==> flow/design.v <==
module flipflop(clk,en,rst,i_xdirpal,i_ydirpal,i_xnav,i_ynav,i_xpal,i_ypal,i_bri1,i_bri2,i_bri3, i_bri4,i_bri5,i_bri6,i_bri7, i_bri8,
				i_bri9, i_bri10,o_bri1,o_bri2,o_bri3, o_bri4,o_bri5,o_bri6,o_bri7, o_bri8, o_bri9, o_bri10,
				i_life, o_life, i_brick, o_brick, i_red1, i_red2, i_red3, i_red4, i_blue5, i_blue6, i_blue7, o_red1,o_red2,o_red3,o_red4,
				o_blue5, o_blue6, o_blue7,o_xdirpal,o_ydirpal,o_xnav,o_ynav,o_xpal,o_ypal
);
input clk,en,rst;
input i_xdirpal, i_ydirpal;
input [9:0] i_xnav,i_ynav,i_xpal,i_ypal;
input i_bri1,i_bri2,i_bri3, i_bri4,i_bri5,i_bri6,i_bri7, i_bri8,i_bri9,i_bri10 ;
output reg [9:0] o_xnav,o_ynav,o_xpal,o_ypal;
output reg  o_xdirpal,o_ydirpal;
output reg o_bri1,o_bri2,o_bri3, o_bri4,o_bri5,o_bri6,o_bri7, o_bri8, o_bri9, o_bri10; 
output reg [1:0] o_life;
output reg [3:0] o_brick;
input [1:0]  i_life;
input [3:0]  i_brick;
input [1:0] i_red1, i_red2, i_red3, i_red4;
input[1:0] i_blue5, i_blue6, i_blue7;
output reg [1:0]  o_red1,o_red2,o_red3,o_red4;
output reg [1:0]   o_blue5, o_blue6, o_blue7;
parameter IX_NAV = 10'd 320;	 
parameter IY_NAV = 10'd 470;
parameter IX_PAL = 10'd 320;	 
parameter IY_PAL = 10'd 450;
parameter VITE = 2'd 3;
parameter BLOCCHI = 4'd 10;
parameter RED = 2'd 3;
parameter BLUE = 2'd 2;
always@(posedge clk)
	if(rst) begin							 
				o_bri1<=1'b1;
				o_bri2<=1'b1;
				o_bri3<=1'b1;
				o_bri4<=1'b1;
				o_bri5<=1'b1;
				o_bri6<=1'b1;
				o_bri7<=1'b1;
				o_bri8<=1'b1;
				o_bri9<=1'b1;
				o_bri10<=1'b1;
				o_xdirpal<=1'b0;
				o_xnav<=IX_NAV;
				o_xpal<=IX_PAL;
				o_ydirpal<=1'b0;
				o_ynav<=IY_NAV;
				o_ypal<=IY_PAL;				
				o_life<=VITE;
				o_brick<=BLOCCHI;
				o_blue5<=BLUE;
				o_blue6<=BLUE;
				o_blue7<=BLUE;
				o_red1<=RED;
				o_red2<=RED;
				o_red3<=RED;
				o_red4<=RED;
			end
	else if(en) begin							 
				o_bri1<=i_bri1;
				o_bri2<=i_bri2;
				o_bri3<=i_bri3;
				o_bri4<=i_bri4;
				o_bri5<=i_bri5;
				o_bri6<=i_bri6;
				o_bri7<=i_bri7;
				o_bri8<=i_bri8;
				o_bri9<=i_bri9;
				o_bri10<=i_bri10;
				o_xdirpal<=i_xdirpal;
				o_xnav<=i_xnav;
				o_xpal<=i_xpal;
				o_ydirpal<=i_ydirpal;
				o_ynav<=i_ynav;
				o_ypal<=i_ypal;
				o_life<=i_life;
				o_brick<=i_brick;
				o_blue5<=i_blue5;
				o_blue6<=i_blue6;
				o_blue7<=i_blue7;
				o_red1<=i_red1;
				o_red2<=i_red2;
				o_red3<=i_red3;
				o_red4<=i_red4;
			end
endmodule
module gioco(
	i_ani_stb,														 
	i_clk,															 
	i_rst,															 
	i_animate,														 
	i_dx, 															 
	i_sx,																 
	i_start,															 
	o_x1_pal, o_x2_pal,											 
	o_y1_pal, o_y2_pal,
	o_x1_nav, o_x2_nav,											 
	o_y1_nav, o_y2_nav,
	bri1,bri2,bri3,bri4,bri5,bri6,bri7,bri8,bri9,bri10, 
	ok, ko,															 
	ff_life															 
);
input i_ani_stb, i_clk, i_rst, i_animate, i_dx, i_sx, i_start;
output [9:0] o_x1_pal, o_x2_pal, o_y1_pal, o_y2_pal, o_x1_nav, o_x2_nav, o_y1_nav, o_y2_nav;
output reg bri1,bri2,bri3,bri4,bri5,bri6,bri7,bri8,bri9,bri10;
output reg ok,ko;												
output [1:0] ff_life;
wire ff_bri1, ff_bri2, ff_bri3, ff_bri4,ff_bri5, ff_bri6, ff_bri7, ff_bri8,ff_bri9, ff_bri10;
wire [9:0] ff_x_nav,ff_y_nav,ff_x_pal,ff_y_pal;	
wire ff_x_dirpal,ff_y_dirpal;							
wire [3:0] ff_brick;
wire [1:0] ff_red1,ff_red2,ff_red3,ff_red4;
wire [1:0] ff_blue5,ff_blue6,ff_blue7;
parameter H_SIZE_BRI = 10'd 32;					 
parameter L_SIZE_BRI = 10'd 10; 					 
parameter H_SIZE_NAV = 10'd 32; 					 
parameter L_SIZE_NAV = 10'd 3;  					 
parameter IX_NAV = 10'd 320;						 
parameter IY_NAV = 10'd 470;						 
parameter D_WIDTH = 10'd 640; 				 	 
parameter D_HEIGHT = 10'd 480;					 
parameter H_SIZE_PAL = 10'd 2;					 
parameter IX_PAL = 10'd 320;						 
parameter IY_PAL = 10'd 460;						 
parameter VITE = 2'd 3;								 
parameter BLOCCHI = 4'd 10;						 
parameter ROSSO = 2'd 3;							 
parameter BLU = 2'd 2;								 
parameter wait1=4'b 0000;							 
parameter s0=4'b 0001;
parameter val=4'b 0010;
parameter win=4'b 0100;
parameter go=4'b 1000;
reg [3:0] snext,sreg;								
reg[9:0] x_nav;										 
reg[9:0] y_nav;										 
reg[9:0] x_pal;										 
reg[9:0] y_pal;										 
reg x_dir_pal;											 
reg y_dir_pal;											 
reg [1:0] life;										
reg [3:0] brick;
reg [1:0] red1,red2,red3,red4;
reg [1:0] blue5,blue6,blue7;
assign o_x1_nav = x_nav - H_SIZE_NAV;   
assign o_x2_nav = x_nav + H_SIZE_NAV;   
assign o_y1_nav = y_nav -L_SIZE_NAV; 	 
assign o_y2_nav = y_nav + L_SIZE_NAV;   
assign o_x1_pal = x_pal - H_SIZE_PAL;	 
assign o_x2_pal = x_pal + H_SIZE_PAL;	 
assign o_y1_pal = y_pal -H_SIZE_PAL;	 
assign o_y2_pal = y_pal + H_SIZE_PAL;	 
flipflop ff(									 
	.clk(i_clk),						
	.en(i_ani_stb),
	.rst(i_rst),
	.i_xdirpal(x_dir_pal),			
	.i_ydirpal(y_dir_pal),
	.i_xnav(x_nav),
	.i_ynav(y_nav),
	.i_xpal(x_pal),
	.i_ypal(y_pal),
	.i_bri1(bri1),
	.i_bri2(bri2),
	.i_bri3(bri3),
	.i_bri4(bri4),
	.i_bri5(bri5),
	.i_bri6(bri6),
	.i_bri7(bri7),
	.i_bri8(bri8),
	.i_bri9(bri9),
	.i_bri10(bri10),
	.i_life(life),
	.i_brick(brick),
	.i_red1(red1),
	.i_red2(red2),
	.i_red3(red3),
	.i_red4(red4),
	.i_blue5(blue5),
	.i_blue6(blue6),
	.i_blue7(blue7),
	.o_xdirpal(ff_x_dirpal),		 
	.o_ydirpal(ff_y_dirpal),
	.o_xnav(ff_x_nav),
	.o_ynav(ff_y_nav),
	.o_xpal(ff_x_pal),
	.o_ypal(ff_y_pal),
	.o_bri1(ff_bri1),
	.o_bri2(ff_bri2),
	.o_bri3(ff_bri3),
	.o_bri4(ff_bri4),
	.o_bri5(ff_bri5),
	.o_bri6(ff_bri6),
	.o_bri7(ff_bri7),
	.o_bri8(ff_bri8),
	.o_bri9(ff_bri9),
	.o_bri10(ff_bri10),
	.o_life(ff_life),
	.o_brick(ff_brick),
	.o_red1(ff_red1),
	.o_red2(ff_red2),
	.o_red3(ff_red3),
	.o_red4(ff_red4),
	.o_blue5(ff_blue5),
	.o_blue6(ff_blue6),
	.o_blue7(ff_blue7)
);
always@(posedge i_clk)				 
		if(i_rst)						 
			sreg<=wait1;
		else if(i_ani_stb) sreg<=snext;
always@(*)								 
		case(sreg)
			wait1:if(!i_start) snext=s0;							 
					else snext=wait1;
			s0:   if(i_animate&&i_ani_stb) snext=val; 		 
					else snext=s0;
			val:															 
				 if(!ff_life)
					snext=go;
				 else if(!ff_brick)
					snext=win;
				 else if(!(i_animate&&i_ani_stb))
						snext=s0;
				 else snext = val;
			win: if(!i_start) snext=wait1;						 
				  else snext=win;
			go:  if(!i_start) snext=wait1;						 
				  else snext=go;
			default: snext=wait1;
		endcase
always@(*)								 
	begin
		x_dir_pal=0;					 
		y_dir_pal=0;
		x_nav=IX_NAV;
		y_nav=IY_NAV;
		x_pal=IX_PAL;
		y_pal=IY_PAL;
		bri1=1;
		bri2=1;
		bri3=1;
		bri4=1;
		bri5=1;
		bri6=1;
		bri7=1;
		bri8=1;
		bri9=1;
		bri10=1;
		life=VITE;
		brick=BLOCCHI;
		ok=0;
		ko=0;
		red1=ROSSO;
		red2=ROSSO;
		red3=ROSSO;
		red4=ROSSO;
		blue5=BLU;
		blue6=BLU;
		blue7=BLU;
		case(sreg)
			wait1:				
				begin
					x_dir_pal=0;		
					y_dir_pal=0;
					x_nav=IX_NAV;
					y_nav=IY_NAV;
					x_pal=IX_PAL;
					y_pal=IY_PAL;
				   bri1=1;
					bri2=1;
					bri3=1;
					bri4=1;
					bri5=1;
					bri6=1;
					bri7=1;
					bri8=1;
					bri9=1;
					bri10=1;
					life=VITE;
					brick=BLOCCHI;
					red1=ROSSO;
					red2=ROSSO;
					red3=ROSSO;
					red4=ROSSO;
					blue5=BLU;
					blue6=BLU;
					blue7=BLU;
				end
		val: 
			begin
				x_dir_pal=ff_x_dirpal;						
				y_dir_pal=ff_y_dirpal;
				x_nav=ff_x_nav;
				y_nav=ff_y_nav;
				x_pal=ff_x_pal;
				y_pal=ff_y_pal;
				bri1=ff_bri1;
				bri2=ff_bri2;
				bri3=ff_bri3;
				bri4=ff_bri4;
				bri5=ff_bri5;
				bri6=ff_bri6;
				bri7=ff_bri7;
				bri8=ff_bri8;
				bri9=ff_bri9;
				bri10=ff_bri10;
				life=ff_life;
				brick=ff_brick;
				red1=ff_red1;
				red2=ff_red2;
				red3=ff_red3;
				red4=ff_red4;
				blue5=ff_blue5;
				blue6=ff_blue6;
				blue7=ff_blue7;
				x_pal = (x_dir_pal) ? x_pal + 10'd 2 : x_pal - 10'd 2;  		
				y_pal = (y_dir_pal) ? y_pal + 10'd 2 : y_pal - 10'd 2;
				if (i_sx==1 && i_dx==0)										 
					begin															 
					x_nav =x_nav+10'd 3;										 
						if (x_nav >= (D_WIDTH-H_SIZE_NAV-12'd 1))		 
							x_nav = (D_WIDTH-H_SIZE_NAV-10'd 1);		 
					end
				else if(i_dx==1 && i_sx ==0)								 
					begin
					x_nav = x_nav - 10'd 3;									 
						if (x_nav <= H_SIZE_NAV+12'd 1)					 
							x_nav = H_SIZE_NAV + 10'd 1;					 
					end
						else 
							x_nav=x_nav;										 
				if((y_pal <= 73)&&(y_pal >= 71))
				begin
					if((x_pal >= 140)&&(x_pal <=202)&&bri1)  
						begin
							y_dir_pal =1;  
							red1=red1-2'd 1;
							if(!red1)
								begin
									brick = brick -4'd 1;
									bri1= 1'd 0;
								end
						end
					if((x_pal >= 232)&&(x_pal <=296)&&bri2)  
						begin
							y_dir_pal =1;  
							red2=red2-2'd 1;
							if(!red2)
								begin
									brick = brick -4'd 1;	
									bri2= 1'd 0;
								end
						end
				if((x_pal >=346)&&(x_pal <=410)&&bri3)  
					begin
						y_dir_pal =1;  
						red3=red3-2'd 1;
						if(!red3)
							begin
								brick = brick -4'd 1;
								bri3= 1'd 0;
							end
					end
				if((x_pal >= 440)&&(x_pal <=504)&&bri4)  
					begin
						y_dir_pal =1;  
						red4=red4-2'd 1;
						if(!red4)
							begin
								brick = brick -4'd 1;
								bri4=1'd 0;
							end
					end
			end
	if((y_pal <= 123)&&(y_pal >= 121))
			begin
			if((x_pal >= 184)&&(x_pal <=248)&&bri5)  
					begin
					y_dir_pal =1;  
					blue5=blue5-2'd 1;
					if(!blue5)
					begin
						brick = brick -4'd 1;	
						bri5= 1'd 0;
					end
					end
				if((x_pal >= 288)&&(x_pal <=352)&&bri6)  
					begin
					y_dir_pal =1;  
					blue6=blue6-2'd 1;
					if(!blue6)
						begin	
							brick = brick -4'd 1;	
							bri6=1'd 0;
						end
					end	
				if((x_pal >= 392)&&(x_pal <=456)&&bri7)  
					begin
					y_dir_pal =1;  
					blue7=blue7-2'd 1;
					if(!blue7)
					begin
					brick = brick -4'd 1;	
					bri7= 1'd 0;
					end
					end
			end
		if((y_pal <= 173)&&(y_pal >= 171))
		begin 	if((x_pal >= 232)&&(x_pal <=296)&&bri8)  
					begin
					y_dir_pal =1;  
					bri8= 1'd 0;
				brick = brick -4'd 1;	
					end
				if((x_pal >= 346)&&(x_pal <=410)&&bri9)  
					begin
					y_dir_pal =1;  
					bri9= 1'd 0;
				brick = brick -4'd 1;	
					end
			end
			if((y_pal <= 203)&&(y_pal >= 201)&&bri10)
			begin
			if((x_pal >= 288)&&(x_pal <=352))  
					begin
					y_dir_pal =1;  
					bri10= 1'd 0;	
					brick = brick -4'd 1;
					end		
			end
			if((y_pal<=70)&&(y_pal>=50))
			begin
			if((x_pal<=205)&&(x_pal>=203)&&bri1)
					begin
						x_dir_pal=1;	 
						red1=red1-2'd 1;
						if(!red1)
						begin
						bri1=1'd 0;	
						brick = brick -4'd 1;
						end
					end
			if((x_pal<=205)&&(x_pal>=203)&&bri2)
					begin
						x_dir_pal=1;	 
						red2=red2-2'd 1;
						if(!red2)
						begin
						bri2=1'd 0;
					brick = brick -4'd 1;	
					end
					end
			if((x_pal<=413)&&(x_pal>=411)&&bri3)
						begin
							x_dir_pal=1;	 
						red3=red3-2'd 1;
					if(!red3)	begin	bri3=1'd 0;	
							brick = brick -4'd 1;
						end
						end
			if((x_pal<=507)&&(x_pal>=505)&&bri4)
						begin
							x_dir_pal=1;	 
							red4=red4-2'd 1;
							if(!red4)
							begin
							bri4=1'd 0;	
							brick = brick -4'd 1;
							end
						end
if((x_pal>=135)&&(x_pal<=137)&&bri1)
						begin
							x_dir_pal=0;	 
							red1=red1-2'd 1;
							if(!red1)
							begin
							bri1=1'd 0;	
							brick = brick -4'd 1;
							end
							end
			if((x_pal>=229)&&(x_pal<=231)&&bri2)
						begin
							x_dir_pal=0;	 
							red2=red2-2'd 1;
							if(!red2)
							begin
							bri2=1'd 0;	
							brick = brick -4'd 1;
							end
						end
			if((x_pal>=343)&&(x_pal<=345)&&bri3)
						begin
							x_dir_pal=0;	 
							red3=red3-2'd 1;
							if(!red3)
							begin
							bri3=1'd 0;	
							brick = brick -4'd 1;
							end
						end
			if((x_pal>=437)&&(x_pal<=439)&&bri4)
						begin
							x_dir_pal=0;	 
							red4=red4-2'd 1;
							if(!red4)
							begin
							bri4=1'd 0;	
							brick = brick -4'd 1;
							end
						end
				end
	if((y_pal<=120)&&(y_pal>=100))	
		begin
		if((x_pal<=251)&&(x_pal>=249)&&bri5)
						begin
							x_dir_pal=1;	 
							blue5=blue5-2'd 1;
							if(!blue5)
							begin 
							bri5=1'd 0;	
							brick = brick -4'd 1;
							end
							end
			if((x_pal<=355)&&(x_pal>=353)&&bri6)	 
						begin
							x_dir_pal=1;	 
							blue6=blue6-2'd 1;
							if(!blue6)
							begin
							bri6=1'd 0;	
							brick = brick -4'd 1;
							end
					end
			if((x_pal<=459)&&(x_pal>=457)&&bri7)	 
						begin
							x_dir_pal=1;	 
							blue7=blue7-2'd 1;
							if(!blue7)
							begin
							bri7=1'd 0;	
							brick = brick -4'd 1;
							end
						end
	if((x_pal>=181)&&(x_pal<=183)&&bri5)
						begin
							x_dir_pal=0;	 
							blue5=blue5-2'd 1;
							if(!blue5)
							begin
							bri5=1'd 0;	
							brick = brick -4'd 1;
							end
						end
			if((x_pal>=285)&&(x_pal<=287)&&bri6)
						begin
							x_dir_pal=0;	 
							blue6=blue6-2'd 1;
							if(!blue6)
							begin
							bri6=1'd 0;	
							brick = brick -4'd 1;
							end
						end	
			if((x_pal>=389)&&(x_pal<=391)&&bri7)
						begin
							x_dir_pal=0;	 
							blue7=blue7-2'd 1;
							if(!blue7)
							begin
							bri7=1'd 0;				
							brick = brick -4'd 1;
							end
						end	
	end
			if((y_pal<=170)&&(y_pal>=150))
			begin
			if((x_pal<=299)&&(x_pal>=297)&&bri8)
						begin
							x_dir_pal=1;	 
							bri8=1'd 0;	
							brick = brick -4'd 1;
						end	
			if((x_pal<=349)&&(x_pal>=347)&&bri9)	 
						begin
							x_dir_pal=1;	 
							bri9=1'd 0;	
							brick = brick -4'd 1;
						end
if((x_pal>=229)&&(x_pal<=231)&&bri8)	 
						begin
							x_dir_pal=0;	 
							bri8=1'd 0;	
							brick = brick -4'd 1;
						end
			if((x_pal>=343)&&(x_pal<=345)&&bri9)	 
						begin
							x_dir_pal=0;	 
							bri9=1'd 0;	
							brick = brick -4'd 1;
						end	
	end
					if((y_pal<=220)&&(y_pal>=200)&&bri10)	 
				begin	
				if((x_pal<=355)&&(x_pal>=353))
				begin
							x_dir_pal=1;	 
							bri10=1'd 0;	
							brick = brick -4'd 1;
						end			
			if((x_pal>=285)&&(x_pal<=287)) 
			begin
							x_dir_pal=0;	 
							bri10=1'd 0;
							brick = brick -4'd 1;	
						end	
			end	
			if((y_pal>=47)&&(y_pal<=49))
		begin	
			if((x_pal >= 138)&&(x_pal <=202)&&bri1)  
					begin
						y_dir_pal = 0;  
						red1=red1-2'd 1;
						if(!red1)
						begin
						bri1 = 1'd 0; 
						brick = brick -4'd 1;
						end
						end
				if((x_pal >= 232)&&(x_pal <=296)&&bri2)  
					begin
						y_dir_pal = 0;  
						red2=red2-2'd 1;
						if(!red2)
						begin
						bri2 =  1'd 0; 
						brick = brick -4'd 1;
						end
					end
				if((x_pal >= 346)&&(x_pal <=410)&&bri3)  
					begin
						y_dir_pal = 0;  
						red3=red3-2'd 1;
						if(!red3)
						begin
						bri3 =  1'd 0;
						brick = brick -4'd 1;	
						end
					end
				if((x_pal >= 440)&&(x_pal <=504)&&bri4)  
					begin
						y_dir_pal = 0;  
						red4=red4-2'd 1;
						if(!red4)
						begin
						bri4 =  1'd 0;
						brick = brick -4'd 1;	
						end
					end	
	end	
		if((y_pal>=97)&&(y_pal<=99))
			begin
			if((x_pal >= 184)&&(x_pal <=248)&&bri5)  
					begin
						y_dir_pal = 0;  
						blue5=blue5-2'd 1;
						if(!blue5)
						begin
						bri5 =  1'd 0;
						brick = brick -4'd 1;	
						end
					end	
				if((x_pal >= 288)&&(x_pal <=352)&&bri6)  
					begin
						y_dir_pal = 0;  
						blue6=blue6-2'd 1;
						if(!blue6)
						begin
						bri6 =  1'd 0; 
						brick = brick -4'd 1;
						end
					end	
				if((x_pal >= 392)&&(x_pal <=456)&&bri7)  
					begin
						y_dir_pal = 0;  
						blue7=blue7-2'd 1;
						if(!blue7)
						begin
						bri7 =  1'd 0; 
						brick = brick -4'd 1;
						end
					end
			end
			if((y_pal>=147)&&(y_pal<=149))
		begin 
			if((x_pal >= 232)&&(x_pal <=296)&&bri8)  
					begin
						y_dir_pal = 0;  
						bri8 =  1'd 0;
						brick = brick -4'd 1;	
					end
				if((x_pal >=346)&&(x_pal <=410)&&bri9)  
					begin
						y_dir_pal = 0;  
						bri9 =  1'd 0;
						brick = brick -4'd 1;	
					end	
			end
			if((y_pal>=197)&&(y_pal<=199))
				if((x_pal >= 288)&&(x_pal <=352)&&bri10)  
					begin
						y_dir_pal = 0;  
						bri10 =  1'd 0;
						brick = brick -4'd 1;	
					end
			if(x_pal <= H_SIZE_PAL+1)					 
				x_dir_pal=1;							 
			if(x_pal >= (D_WIDTH-H_SIZE_PAL-1))			 
				x_dir_pal = 0;							 
			if (y_pal <= H_SIZE_PAL + 1)		 
				y_dir_pal = 1;				 
			if (y_pal>=463)								
				if ((x_pal >= x_nav-H_SIZE_NAV)&&(x_pal <= x_nav + H_SIZE_NAV))	 
					y_dir_pal = 0;							 
				else 
					begin								
						life=life-2'b01;
						x_pal = IX_PAL;
						y_pal = IY_PAL;
						x_nav = IX_NAV;
					end
		end
		s0:
			begin
				x_dir_pal=ff_x_dirpal;						 
				y_dir_pal=ff_y_dirpal;
				x_nav=ff_x_nav;
				y_nav=ff_y_nav;
				x_pal=ff_x_pal;
				y_pal=ff_y_pal;
				bri1=ff_bri1;
				bri2=ff_bri2;
				bri3=ff_bri3;
				bri4=ff_bri4;
				bri5=ff_bri5;
				bri6=ff_bri6;
				bri7=ff_bri7;
				bri8=ff_bri8;
				bri9=ff_bri9;
				bri10=ff_bri10;
				life=ff_life;
				brick=ff_brick;
				red1=ff_red1;
				red2=ff_red2;
				red3=ff_red3;
				red4=ff_red4;
				blue5=ff_blue5;
				blue6=ff_blue6;
				blue7=ff_blue7;
			end
		win:begin
					ok=1;
			 end
		go:begin
					ko=1;
			end
	   default:
			begin
				x_dir_pal=0;
				y_dir_pal=0;
				x_nav=IX_NAV;
				y_nav=IY_NAV;
				x_pal=IX_PAL;
				y_pal=IY_PAL;
				bri1=1;
				bri2=1;
				bri3=1;
				bri4=1;
				bri5=1;
				bri6=1;
				bri7=1;
				bri8=1;
				bri9=1;
				bri10=1;
				life=VITE;
				brick=BLOCCHI;
				ok=0;
				ko=0;
				red1=ROSSO;
				red2=ROSSO;
				red3=ROSSO;
				red4=ROSSO;
				blue5=BLU;
				blue6=BLU;
				blue7=BLU;
			end
		endcase
end			
endmodule
* Tool chain data of gioco
The steps from the RTL of gioco to its reports follow in flow order.
Line numbers count from 1 in the design file above.
Operators carry their Yosys type and port widths (W data, S select, Z words).
Cell names lack the library's common part.
Not given: --
- Top module :: gioco
- Clock :: i_clk
- Cell library :: sky130hd
- Timing corner :: tt_025C_1v80

* After elaboration
Yosys after proc, flatten, opt, wreduce and memory -nomap, before mapping. Memory bits, and registers merged into a memory's read port (data or address), are not among the register bits. Print and check cells are not counted. Equal cells are merged and count once.
- Bits in registers :: 76
- Bits of input ports :: 7
- Cells after elaboration :: 777
- $add $sub $neg :: 85
- Order comparisons :: 77
- Equality and inequality tests :: 6
- Mux-type cells :: 468
- Bitwise operators :: 3
- Reductions and logical operators :: 112
** Operators by type and width (count)
- $mux W4 :: 150
- $mux W1 :: 198
- $sub A4 B1 Y4 const B :: 40
- $mux W2 :: 80
- $ge A10 B8 Y1 const B :: 15
- $ge A10 B9 Y1 const B :: 15
- $le A10 B9 Y1 const B :: 15
- $mux W10 :: 14
- $le A10 B8 Y1 const B :: 13
- $logic_and A1 B1 Y1 :: 78
- $add A10 B2 Y10 const B :: 6
- $sub A10 B2 Y10 const B :: 6
- $pmux W10 S2 :: 3
- $sub A2 B1 Y2 const B :: 29
- $logic_not A2 Y1 :: 29
- $le A10 B7 Y1 const B :: 5
- $ge A10 B7 Y1 const B :: 4
- $pmux W2 S2 :: 8
- $pmux W1 S2 :: 12
- $ge A10 B10 Y1 const B :: 2
- $le A10 B2 Y1 const B :: 2
- $add A10 B6 Y10 const B :: 2
- $sub A10 B6 Y10 const B :: 2
- $ge A10 B6 Y1 const B :: 2
- $le A10 B6 Y1 const B :: 2
- $pmux W4 S5 :: 1
- $ge A10 B10 Y1 :: 1
- $le A10 B10 Y1 :: 1
Other operator kinds: 12; their cells: 16.

* Logic depth
Depth = most cells in a row (Yosys ltp): at word level without a register or memory, in the mapped netlist without a sequential cell, where the memories' decode and read muxes count.
- Depth after elaboration :: 191
- ABC_AREA :: 0
- Gate-level depth with buffers :: 93
- Mapped depth without buffers :: 90

* Synthesis result
Yosys stat after the flow's synthesis: flattened, memories mapped to cells. It holds for the ABC_AREA given above (unset counts as 0); a run with the other value may have another netlist.
Totals and module areas in this step are rounded.
- Cell count :: 2002
- Chip area (Yosys) :: 13840 um^2
- Sequential part of the area :: 1541 um^2
- Flip-flop cells :: 77
- Buffers :: 120
** Cell types
- dfxtp_1 :: count 77, total area 1.54E+03 um^2
- ha_1 :: count 109, total area 1.36E+03 um^2
- xnor2_1 :: count 104, total area 910.874 um^2
- nand2_1 :: count 208, total area 780.749 um^2
- nor2_1 :: count 203, total area 761.981 um^2
- o21ai_0 :: count 125, total area 625.6 um^2
- xor2_1 :: count 63, total area 551.779 um^2
- a21oi_1 :: count 91, total area 455.437 um^2
- nand3_1 :: count 89, total area 445.427 um^2
- inv_1 :: count 95, total area 356.592 um^2
- nor3_1 :: count 64, total area 320.307 um^2
- clkbuf_1 :: count 81, total area 304.042 um^2
- and3_1 :: count 40, total area 250.24 um^2
- mux2i_1 :: count 22, total area 220.211 um^2
- a31oi_1 :: count 34, total area 212.704 um^2
- nand4_1 :: count 34, total area 212.704 um^2
- and2_1 :: count 33, total area 206.448 um^2
- a211oi_1 :: count 27, total area 202.694 um^2
Other cell types: 89; their cells: 503.
The figures by module come from a second, unflattened synthesis with its own total; it is not the netlist above.
- Cell total of the unflattened synthesis :: 1894
- Area total of the unflattened synthesis :: 13670 um^2
Each row is one instance without its submodules.
** Modules
- gioco :: times used 1, cells 1658, area 11000 um^2, sequential area 100.1 um^2
- flipflop :: times used 1, cells 236, area 2665 um^2, sequential area 1441 um^2

* Worst setup path after synthesis
Source: OpenSTA report_checks on the synthesized netlist (no wires, ideal clock, input and output delay 20% of the period each), path of least setup slack; recovery checks are left aside. Register names are those of the netlist, which keeps one name where synthesis merged equal registers.
- Path kind :: register to register
- Start point :: register ff.o_xpal[1]
- End point :: register ff.o_brick[3]
- Period :: 24.0 ns
- Library setup time :: 0.125 ns
- Launch time at the first pin :: 0.000 ns
- Data arrival time :: 17.797 ns
- Data required time :: 23.875 ns
- Path slack :: 6.078 ns
- Path delay :: 17.922 ns
- Driving pins on the path :: 92
- Path buffers :: 2
- Period reached after synthesis :: 17.922 ns
"path delay" is the arrival time less input delay plus setup time.
"driving pins on the path" counts driving pins, that of a launching flip-flop among them; a cell with two outputs on the path counts twice.
"period reached after synthesis" is the clock period less the worst setup slack; recovery checks do not enter. This is arithmetic on one report: input and output delays are still those of the set period (20% each).
The rows between start and end are the longest chain of elaborated cells between them; the timing report does not say that the signal goes this way. Where chains are equally long, one stands for them.
Each line given opens the expression or statement behind the cell; cells for indexed reads and writes are added by Yosys, which also makes memories of some case tables.
- Cells stage by stage :: dfxtp_1 > inv_1 > fa_1 > nand2b_1 > a21o_1 > and3_1 > buf_4 > nor2_2 > inv_2 > buf_2 > and4_1 > a22oi_1 > o211a_1 > nor2_1 > ha_1 > o21ai_0 > o21ai_0 > ha_1 > (+56 left out) > o22ai_1 > a31oi_1 > ha_1 > o21bai_1 > a21oi_1 > ha_1 > a21oi_1 > a21oi_1 > xor2_1 > xnor2_1 > o21a_1 > or3_1 > a211oi_2 > nor3_1 > or3_1 > a22o_1 > and3_1 > o41a_1
- Cells in the longest elaborated chain :: 191
- Elaborated cells between the ends (all ways) :: 502
- Classes of those cells :: 62 x add/sub; 45 x compare; 313 x mux; 82 x reduce/logical
** RTL lines, path after synthesis
- from (decl) :: line 10 : output reg [9:0] o_xnav,o_ynav,o_xpal,o_ypal;
- from (assign) :: line 43 : o_xpal<=IX_PAL;
- from (assign) :: line 70 : o_xpal<=i_xpal;
- $sub A10 B2 Y10 :: line 315 : x_pal = (x_dir_pal) ? x_pal + 10'd 2 : x_pal - 10'd 2;
- $mux W10 :: line 315
- $ge A10 B8 Y1 :: line 333 : if((x_pal >= 140)&&(x_pal <=202)&&bri1)
- $logic_and A1 B1 Y1 x2 :: line 333
- $mux W4 :: line 333
- $mux W4 :: line 331 : if((y_pal <= 73)&&(y_pal >= 71))
- $mux W4 :: line 259 : case(sreg)
- (+176 left out)
- $mux W4 :: line 700 : if((x_pal >=346)&&(x_pal <=410)&&bri9)
- $mux W4 :: line 692 : if((y_pal>=147)&&(y_pal<=149))
- $mux W4 :: line 259
- $sub A4 B1 Y4 :: line 712 : brick = brick -4'd 1;
- $mux W4 :: line 708 : if((x_pal >= 288)&&(x_pal <=352)&&bri10)
- $mux W4 :: line 707 : if((y_pal>=197)&&(y_pal<=199))
- $pmux W4 S2 :: line 259
- to (assign) :: line 48 : o_brick<=BLOCCHI;
- to (assign) :: line 75 : o_brick<=i_brick;
- to (decl) :: line 14 : output reg [3:0] o_brick;

* Timing after layout
Path of least setup slack in the final report of record 1 (OpenROAD, finished layout, wires in). Where an end is a register, its clock arrival counts in the times.
- Path kind :: register to register
- Start point :: register ff.o_xdirpal
- End point :: register ff.o_brick[3]
- Period :: 15.2 ns
- Library setup time :: 0.11 ns
- Launch time at the first pin :: 0.35 ns
- Data arrival time :: 16.86 ns
- Data required time :: 15.43 ns
- Path slack :: -1.42 ns
- Driving pins on the path :: 92
- Path buffers :: 3
The rows between start and end are the longest chain of elaborated cells between them; the timing report does not say that the signal goes this way. Where chains are equally long, one stands for them.
- Cells stage by stage :: dfxtp_4 > inv_6 > buf_6 > ha_4 > buf_6 > nor3b_1 > a221o_1 > nor3_4 > inv_4 > o22a_1 > or3_4 > and4_4 > nor2_4 > ha_4 > o21ai_2 > o21ai_2 > ha_1 > mux2_4 > (+56 left out) > a31oi_1 > ha_1 > o21bai_1 > a21oi_2 > ha_2 > a21oi_2 > a21oi_2 > xor2_2 > xnor2_4 > buf_4 > xor2_1 > nor2_1 > o2111ai_1 > o221a_2 > or3_4 > a22o_1 > and3_1 > o41a_1
- Cells in the longest elaborated chain :: 190
- Elaborated cells between the ends (all ways) :: 500
- Classes of those cells :: 60 x add/sub; 45 x compare; 313 x mux; 82 x reduce/logical
** RTL lines, path post-layout
- from (decl) :: line 11 : output reg  o_xdirpal,o_ydirpal;
- from (assign) :: line 41 : o_xdirpal<=1'b0;
- from (assign) :: line 68 : o_xdirpal<=i_xdirpal;
- $mux W10 :: line 315 : x_pal = (x_dir_pal) ? x_pal + 10'd 2 : x_pal - 10'd 2;
- $ge A10 B8 Y1 :: line 333 : if((x_pal >= 140)&&(x_pal <=202)&&bri1)
- $logic_and A1 B1 Y1 x2 :: line 333
- $mux W4 :: line 333
- $mux W4 :: line 331 : if((y_pal <= 73)&&(y_pal >= 71))
- $mux W4 :: line 259 : case(sreg)
- $sub A4 B1 Y4 :: line 349 : brick = brick -4'd 1;
- (+175 left out)
- $mux W4 :: line 700 : if((x_pal >=346)&&(x_pal <=410)&&bri9)
- $mux W4 :: line 692 : if((y_pal>=147)&&(y_pal<=149))
- $mux W4 :: line 259
- $sub A4 B1 Y4 :: line 712 : brick = brick -4'd 1;
- $mux W4 :: line 708 : if((x_pal >= 288)&&(x_pal <=352)&&bri10)
- $mux W4 :: line 707 : if((y_pal>=197)&&(y_pal<=199))
- $pmux W4 S2 :: line 259
- to (assign) :: line 48 : o_brick<=BLOCCHI;
- to (assign) :: line 75 : o_brick<=i_brick;
- to (decl) :: line 14 : output reg [3:0] o_brick;

==> results <==
Flow measurements of gioco on sky130hd: 2 stored runs with different settings, listed in no order. Input and output delays are each 20% of the period that was set; the output load is 0.01 pF.
"critical setup path time" means the part of the period allowed to the worst setup path (the constraints hold back 20% at inputs and 20% at outputs) less its slack; where the path has registers, the arrival times of their clocks count too.
By "power" is meant OpenSTA's value without simulated activity: inputs other than the clock are taken to toggle once in ten clock periods, and the tool carries that through the logic.
The measured numbers are rounded.

* Record 1
** Files
==> flow/run.sh <==
#!/bin/bash
# the make line also repeats the synthesis and layout settings of config.mk as NAME=value (left out here)
make -C /OpenROAD-flow-scripts/flow DESIGN_CONFIG=/design/flow/config.mk WORK_HOME=/design/flow/orfs CLKGATE_MAP_FILE= finish
==> flow/config.mk <==
export PLATFORM = sky130hd
export DESIGN_NAME = gioco
export DESIGN_NICKNAME = gioco
export VERILOG_FILES = /design/flow/design.v
export SDC_FILE = /design/flow/constraint.sdc
export NUM_CORES = 4
export LEC_CHECK = 0
export CAP_MARGIN = 35
export CORE_MARGIN = 2
export CORE_UTILIZATION = 50
export CTS_CLUSTER_SIZE = 21
export MIN_ROUTING_LAYER = met1
export PLACE_DENSITY_LB_ADDON = 0.1
export SLEW_MARGIN = 20
==> flow/constraint.sdc <==
create_clock -name core_clock -period 15.2 [get_ports {i_clk}]
set_input_delay 3.0400 -clock core_clock [delete_from_list [all_inputs] [get_ports {i_clk}]]
set_output_delay 3.0400 -clock core_clock [all_outputs]
set_load 0.01 [all_outputs]
** Results
- Power :: 911.6 µW
- Critical setup path time :: 16.62 ns
- Worst path kind :: register to register
- Synthesized cell area :: 13840 um^2
- Final design utilization :: 66.4%
- Area of the die :: 29030 um^2
- Setup slack of the critical path :: -1.424 ns
- Sum of negative setup slack :: -2.209 ns
- Final worst hold slack :: 0.497 ns

* Record 2
** Files
==> flow/run.sh <==
#!/bin/bash
# the make line also repeats the synthesis and layout settings of config.mk as NAME=value (left out here)
make -C /OpenROAD-flow-scripts/flow DESIGN_CONFIG=/design/flow/config.mk WORK_HOME=/design/flow/orfs CLKGATE_MAP_FILE= finish
==> flow/config.mk <==
export PLATFORM = sky130hd
export DESIGN_NAME = gioco
export DESIGN_NICKNAME = gioco
export VERILOG_FILES = /design/flow/design.v
export SDC_FILE = /design/flow/constraint.sdc
export NUM_CORES = 4
export LEC_CHECK = 0
export ABC_AREA = 1
export CAP_MARGIN = 20
export CELL_PAD_IN_SITES_DETAIL_PLACEMENT = 2
export CORE_ASPECT_RATIO = 1.22
export CORE_MARGIN = 9
export CORE_UTILIZATION = 55
export GPL_TIMING_DRIVEN = 0
export MIN_ROUTING_LAYER = met2
export PLACE_DENSITY_LB_ADDON = 0.17
export SETUP_SLACK_MARGIN = 5.0
export SLEW_MARGIN = 20
==> flow/constraint.sdc <==
create_clock -name core_clock -period 30.5 [get_ports {i_clk}]
set_input_delay 6.1000 -clock core_clock [delete_from_list [all_inputs] [get_ports {i_clk}]]
set_output_delay 6.1000 -clock core_clock [all_outputs]
set_load 0.01 [all_outputs]
** Results
No final report: placement broke off with DPL-0033.
